==> flow/design.v <==
`timescale 1ns/10ps
module mm_gcd (
    clock,
    reset,
    a,
    b,
    c,
    start,
    finished
);
input clock;
input reset;
input [31:0] a;
input [31:0] b;
output [31:0] c;
reg [31:0] c;
input start;
output finished;
reg finished;
reg [31:0] y;
reg [31:0] x;
always @(posedge clock) begin: MM_GCD_RTL
    if (reset == 0) begin
        y <= 0;
        x <= 0;
        finished <= 1;
        c <= 0;
    end
    else begin
        if (start) begin
            finished <= 1'b0;
            x <= a;
            y <= b;
        end
        else begin
            if ((y == 0)) begin
                finished <= 1'b1;
                c <= x;
            end
            else if ((x > y)) begin
                x <= (x - y);
            end
            else begin
                y <= (y - x);
            end
        end
    end
end
endmodule
Wiki page: mm_gcd / tool data

=== Reports on mm_gcd ===
Tool output for the design above before and after an edit, in the order of the flow.
Lines under "unedited" count in the file above, lines under "edited" in the edited file.
"change": "edited" minus "unedited" as printed here. "rel. change": 100 x difference / "unedited".
Operators: Yosys type, input widths -> output width; for muxes data width and select width s.
Library cell names are shortened.
A cell with -- has no value.

* Top: mm_gcd
* Clock input: clock
* Cell library: sky130hd
* Timing corner: tt_025C_1v80

=== Diff ===
The edit as a unified diff against the file above.
The edit is scripted: it alters the design's behaviour and was not made to optimise anything.

<pre>
@@ -38,5 +38,5 @@
                 c <= x;
             end
-            else if ((x > y)) begin
+            else if ((x == y)) begin
                 x <= (x - y);
             end
</pre>

=== After elaboration ===
Source: Yosys, flattened and elaborated, memories not mapped. Widths are those after wreduce. Registers that Yosys merges into a memory's read port (data or address) are not register bits. Print and check cells do not count. Equal cells are merged and count once.

{| class="wikitable"
|+ Storage and ports
! what !! unedited !! edited !! change !! rel. change (%)
|-
| input port bits || 67 || 67 || 0 || 0.00
|-
| register bits || 97 || 97 || 0 || 0.00
|-
| bits in latches || 0 || 0 || 0 || --
|-
| elaborated cells || 24 || 24 || 0 || 0.00
|-
| bits in writable memories || 0 || 0 || 0 || --
|-
| memory cells || 0 || 0 || 0 || --
|-
| clocked read ports x word width || 0 || 0 || 0 || --
|-
| bits in read-only memories || 0 || 0 || 0 || --
|}

{| class="wikitable"
|+ Operators by class
! what !! unedited !! edited !! change !! rel. change (%)
|-
| multiplexer cells || 8 || 8 || 0 || 0.00
|-
| eq/ne operators || 2 || 3 || +1 || +50.00
|-
| bitwise gates (word level) || 1 || 1 || 0 || 0.00
|-
| multiply operators || 0 || 0 || 0 || --
|-
| shifts and indexed selects || 0 || 0 || 0 || --
|-
| divide/modulo/power cells || 0 || 0 || 0 || --
|-
| reduce/logical cells || 6 || 6 || 0 || 0.00
|-
| $lt $le $gt $ge || 1 || 0 || -1 || -100.00
|-
| add/subtract/negate cells || 2 || 2 || 0 || 0.00
|}

{| class="wikitable"
|+ Operators with widths
! operator !! unedited !! edited !! change !! rel. change (%)
|-
| $gt 32x32->1 || 1 || 0 || -1 || -100.00
|-
| $eq 32x32->1 || 0 || 1 || +1 || --
|}

Operator kinds equal on both sides are left out: 8.

=== Logic depth ===
Longest topological path by Yosys (ltp), each cell counted once; first at word level (registers and memories cut), then after technology mapping (sequential cells cut; the memories' decode and read muxes count).

{| class="wikitable"
|+ Depth
! what !! unedited !! edited !! change !! rel. change (%)
|-
| depth in word-level cells || 4 || 4 || 0 || 0.00
|-
| ABC_AREA || 0 || 0 || -- || --
|-
| depth in mapped cells || 14 || 15 || +1 || +7.14
|}

=== After synthesis ===
Source: synth_stat.txt of the flow (Yosys; design flattened, memories mapped). It holds for the ABC_AREA given above (unset counts as 0); a run with the other value may have another netlist.

{| class="wikitable"
|+ Cell types
! type !! unedited !! edited !! change !! rel. change (%)
|-
| nor2_1 || 45 || 101 || +56 || +124.44
|-
| a211oi_1 || 2 || 29 || +27 || +1,350.00
|-
| clkbuf_1 || 26 || 52 || +26 || +100.00
|-
| a21oi_1 || 127 || 144 || +17 || +13.39
|-
| buf_2 || 28 || 12 || -16 || -57.14
|-
| nand2_1 || 136 || 150 || +14 || +10.29
|-
| xnor2_1 || 35 || 21 || -14 || -40.00
|-
| o21ai_0 || 55 || 65 || +10 || +18.18
|-
| a22oi_2 || 10 || 0 || -10 || -100.00
|-
| o21ai_2 || 10 || 1 || -9 || -90.00
|-
| nand2b_1 || 4 || 13 || +9 || +225.00
|-
| a21o_1 || 26 || 34 || +8 || +30.77
|-
| xor2_1 || 19 || 11 || -8 || -42.11
|-
| and3_1 || 12 || 4 || -8 || -66.67
|-
| a221o_1 || 8 || 0 || -8 || -100.00
|-
| nor3_1 || 14 || 20 || +6 || +42.86
|-
| a21boi_0 || 7 || 1 || -6 || -85.71
|-
| inv_1 || 81 || 76 || -5 || -6.17
|}

Cell types equal on both sides are left out: 12.
The list need not be complete.

{| class="wikitable"
|+ Synthesis totals
! what !! unedited !! edited !! change !! rel. change (%)
|-
| synthesis area (um2) || 7,627.3 || 7,604.8 || -22.5 || -0.29
|-
| area of sequential cells (um2) || 1,941.9 || 1,941.9 || 0.0 || 0.00
|-
| mapped cells || 997 || 1,062 || +65 || +6.52
|-
| mapped flip-flops || 97 || 97 || 0 || 0.00
|}

=== Path before layout ===
Path of least setup slack by OpenSTA after synthesis, without wires, with an ideal clock, recovery checks aside; 20% of the period is set as input and as output delay. Where synthesis merged equal registers, the netlist keeps one of their names.

{| class="wikitable"
|+ Path post-synthesis
! what !! unedited !! edited !! change !! rel. change (%)
|-
| kind || register to register || register to register || -- || --
|-
| start point || reg x[0] || reg y[0] || -- || --
|-
| end point || reg y[18] || reg y[20] || -- || --
|-
| slack (ns) || 2.154 || 2.329 || +0.175 || --
|-
| path delay (ns) || 2.846 || 2.671 || -0.175 || -6.15
|-
| library setup time (ns) || 0.067 || 0.127 || +0.060 || --
|-
| data required time (ns) || 4.933 || 4.873 || -0.060 || -1.22
|-
| path buffers || 2 || 0 || -2 || -100.00
|-
| clock period (ns) || 5.0 || 5.0 || 0.0 || 0.00
|-
| driving pins on the path || 15 || 13 || -2 || -13.33
|-
| arrival (ns) || 2.779 || 2.544 || -0.235 || -8.46
|-
| time at the first pin (ns) || 0.000 || 0.000 || 0.000 || --
|-
| synthesis period reached (ns) || 2.846 || 2.671 || -0.175 || -6.15
|}

"path delay" = arrival - input delay + setup time.
"driving pins on the path" counts driving pins, that of a launching flip-flop among them; a cell with two outputs on the path counts twice.
"synthesis period reached" = period - worst setup slack (recovery checks aside). The figure is calculated, with input and output delays left at 20% of the set period.
Between the ends stands the longest chain of elaborated cells between them, by number of cells; it is not shown to be the way that was timed. Of several equally long chains one is given.
A line is the first line of the expression or statement that the cell stems from. Yosys adds cells for indexed reads and writes and turns some case tables into memories.
At most two assigning lines are given for a register; there are more.

Between the ends, post-synthesis, unedited:
* Path through: dfxtp_1 > inv_1 > ha_1 > fa_1 > nand2b_2 > a21oi_2 > o41a_4 > a211oi_2 > o21a_4 > a21o_1 > buf_6 > a211oi_4 > buf_8 > a22oi_2 > o21ai_2
* Cells in the longest elaborated chain: 4

{| class="wikitable"
|+ Ends and longest elaborated chain, post-synthesis, unedited
! what !! RTL line !! text
|-
| start, declared || 21 || <nowiki>reg [31:0] x;</nowiki>
|-
| start, assigned || 32 || <nowiki>x <= a;</nowiki>
|-
| start, assigned || 41 || <nowiki>x <= (x - y);</nowiki>
|-
| $sub 32x32->32 || 44 || <nowiki>y <= (y - x);</nowiki>
|-
| $mux 32 || 40 || <nowiki>else if ((x > y)) begin</nowiki>
|-
| $mux 32 || 36 || <nowiki>if ((y == 0)) begin</nowiki>
|-
| $mux 32 || 30 || <nowiki>if (start) begin</nowiki>
|-
| end, assigned || 33 || <nowiki>y <= b;</nowiki>
|-
| end, assigned || 44 ||
|-
| end, declared || 20 || <nowiki>reg [31:0] y;</nowiki>
|}

Between the ends, post-synthesis, edited:
* Path through: dfxtp_1 > inv_1 > ha_1 > fa_1 > nand2b_1 > a21oi_1 > o311ai_2 > a21oi_1 > a211oi_2 > o21bai_1 > a21boi_1 > and4_1 > or3_1
* Cells in the longest elaborated chain: 4

{| class="wikitable"
|+ Ends and longest elaborated chain, post-synthesis, edited
! what !! RTL line !! text
|-
| start, declared || 20 || <nowiki>reg [31:0] y;</nowiki>
|-
| start, assigned || 33 || <nowiki>y <= b;</nowiki>
|-
| start, assigned || 44 || <nowiki>y <= (y - x);</nowiki>
|-
| $sub 32x32->32 || 44 ||
|-
| $mux 32 || 40 || <nowiki>else if ((x == y)) begin</nowiki>
|-
| $mux 32 || 36 || <nowiki>if ((y == 0)) begin</nowiki>
|-
| $mux 32 || 30 || <nowiki>if (start) begin</nowiki>
|-
| end, assigned || 33 ||
|-
| end, assigned || 44 ||
|-
| end, declared || 20 ||
|}

=== Worst path after layout ===
From the final timing report of each run of set A: the path of least setup slack in the routed layout; clock arrival at registers is part of the times.

{| class="wikitable"
|+ Path after layout
! what !! unedited !! edited !! change !! rel. change (%)
|-
| kind || register to register || register to register || -- || --
|-
| start point || reg y[27] || reg y[24] || -- || --
|-
| end point || reg y[4] || reg x[14] || -- || --
|-
| time at the first pin (ns) || 0.35 || 0.37 || +0.02 || +5.71
|-
| path buffers || 2 || 1 || -1 || -50.00
|-
| arrival (ns) || 3.70 || 3.53 || -0.17 || -4.59
|-
| driving pins on the path || 14 || 13 || -1 || -7.14
|-
| clock period (ns) || 3.8 || 3.8 || 0.0 || 0.00
|-
| data required time (ns) || 4.11 || 4.03 || -0.08 || -1.95
|-
| library setup time (ns) || 0.05 || 0.12 || +0.07 || --
|-
| slack (ns) || 0.41 || 0.51 || +0.10 || --
|}

Between the ends stands the longest chain of elaborated cells between them, by number of cells; it is not shown to be the way that was timed. Of several equally long chains one is given.
At most two assigning lines are given for a register; there are more.

Between the ends, after layout, unedited:
* Path through: dfxtp_1 > inv_1 > ha_1 > a21oi_1 > o21ai_2 > a221oi_4 > o21ai_0 > o31ai_1 > buf_4 > a21o_1 > buf_4 > nand3_4 > a211o_1 > nand2_1
* Cells in the longest elaborated chain: 4

{| class="wikitable"
|+ Ends and longest elaborated chain, after layout, unedited
! what !! RTL line !! text
|-
| start, declared || 20 || <nowiki>reg [31:0] y;</nowiki>
|-
| start, assigned || 33 || <nowiki>y <= b;</nowiki>
|-
| start, assigned || 44 || <nowiki>y <= (y - x);</nowiki>
|-
| $gt 32x32->1 || 40 || <nowiki>else if ((x > y)) begin</nowiki>
|-
| $mux 32 || 40 ||
|-
| $mux 32 || 36 || <nowiki>if ((y == 0)) begin</nowiki>
|-
| $mux 32 || 30 || <nowiki>if (start) begin</nowiki>
|-
| end, assigned || 33 ||
|-
| end, assigned || 44 ||
|-
| end, declared || 20 ||
|}

Between the ends, after layout, edited:
* Path through: dfxtp_1 > inv_1 > ha_1 > and4_1 > nand3_4 > nor3_4 > nand2_1 > or2_1 > buf_4 > nor2_1 > a211oi_1 > a21oi_1 > nor2_1
* Cells in the longest elaborated chain: 4

{| class="wikitable"
|+ Ends and longest elaborated chain, after layout, edited
! what !! RTL line !! text
|-
| start, declared || 20 || <nowiki>reg [31:0] y;</nowiki>
|-
| start, assigned || 33 || <nowiki>y <= b;</nowiki>
|-
| start, assigned || 44 || <nowiki>y <= (y - x);</nowiki>
|-
| $eq 32x32->1 || 40 || <nowiki>else if ((x == y)) begin</nowiki>
|-
| $mux 32 || 40 ||
|-
| $mux 32 || 36 || <nowiki>if ((y == 0)) begin</nowiki>
|-
| $mux 32 || 30 || <nowiki>if (start) begin</nowiki>
|-
| end, assigned || 32 || <nowiki>x <= a;</nowiki>
|-
| end, assigned || 41 || <nowiki>x <= (x - y);</nowiki>
|-
| end, declared || 21 || <nowiki>reg [31:0] x;</nowiki>
|}

=== Measured runs ===
Runs of the flow (Yosys, OpenROAD) on both versions; the two runs of a pair have the same settings. The constraints put input and output delay at 20% of the set period each and load the outputs with 0.01 pF.

Flow settings, set A:
* period_ns: 3.8
* CAP_MARGIN: 20
* CORE_MARGIN: 2
* CORE_UTILIZATION: 40
* SLEW_MARGIN: 20

{| class="wikitable"
|+ Final reports, set A
! what !! unedited !! edited !! change !! rel. change (%)
|-
| total power of the final layout (µW) || 9,928 || 4,114 || -5,814 || -58.56
|-
| area of the synthesized netlist (um2) || 7,627.3 || 7,604.8 || -22.5 || -0.29
|-
| standard-cell area of the final layout (um2) || 9,183.8 || 9,068.7 || -115.1 || -1.25
|-
| die outline area (um2) || 20,188.1 || 20,131.4 || -56.7 || -0.28
|-
| achieved period (ns) || 3.389 || 3.293 || -0.096 || -2.83
|-
| worst setup slack after layout (ns) || 0.411 || 0.507 || +0.096 || --
|-
| worst hold slack after layout (ns) || 0.454 || 0.453 || -0.001 || --
|-
| post-layout utilization || 0.491 || 0.485 || -0.006 || --
|-
| final setup TNS (ns) || 0.000 || 0.000 || 0.000 || --
|}

Flow settings, set B:
* CAP_MARGIN: 5
* CELL_PAD_IN_SITES_GLOBAL_PLACEMENT: 1
* CORE_ASPECT_RATIO: 0.53
* CORE_UTILIZATION: 58
* CTS_CLUSTER_SIZE: 76
* PLACE_DENSITY: 0.78
* SETUP_SLACK_MARGIN: 0.67
* SLEW_MARGIN: 40
* TNS_END_PERCENT: 5
* period_ns: 2.9
* CORE_MARGIN: 2

{| class="wikitable"
|+ Final reports, set B
! what !! unedited !! edited
|-
| area of the synthesized netlist (um2) || 7,627.3 || --
|-
| standard-cell area of the final layout (um2) || 11,481.0 || --
|-
| die outline area (um2) || 14,130.6 || --
|-
| achieved period (ns) || 3.120 || --
|-
| worst setup slack after layout (ns) || -0.220 || --
|-
| worst hold slack after layout (ns) || 0.455 || --
|-
| post-layout utilization || 0.897 || --
|-
| final setup TNS (ns) || -6.022 || --
|}

set B, edited: incomplete, placement halted on GPL-0301.
"achieved period" means the clock period less the worst setup slack. The figure is calculated, with input and output delays left at 20% of the set period.
"total power of the final layout": no workload was simulated; the value follows from the tool's default switching activity.
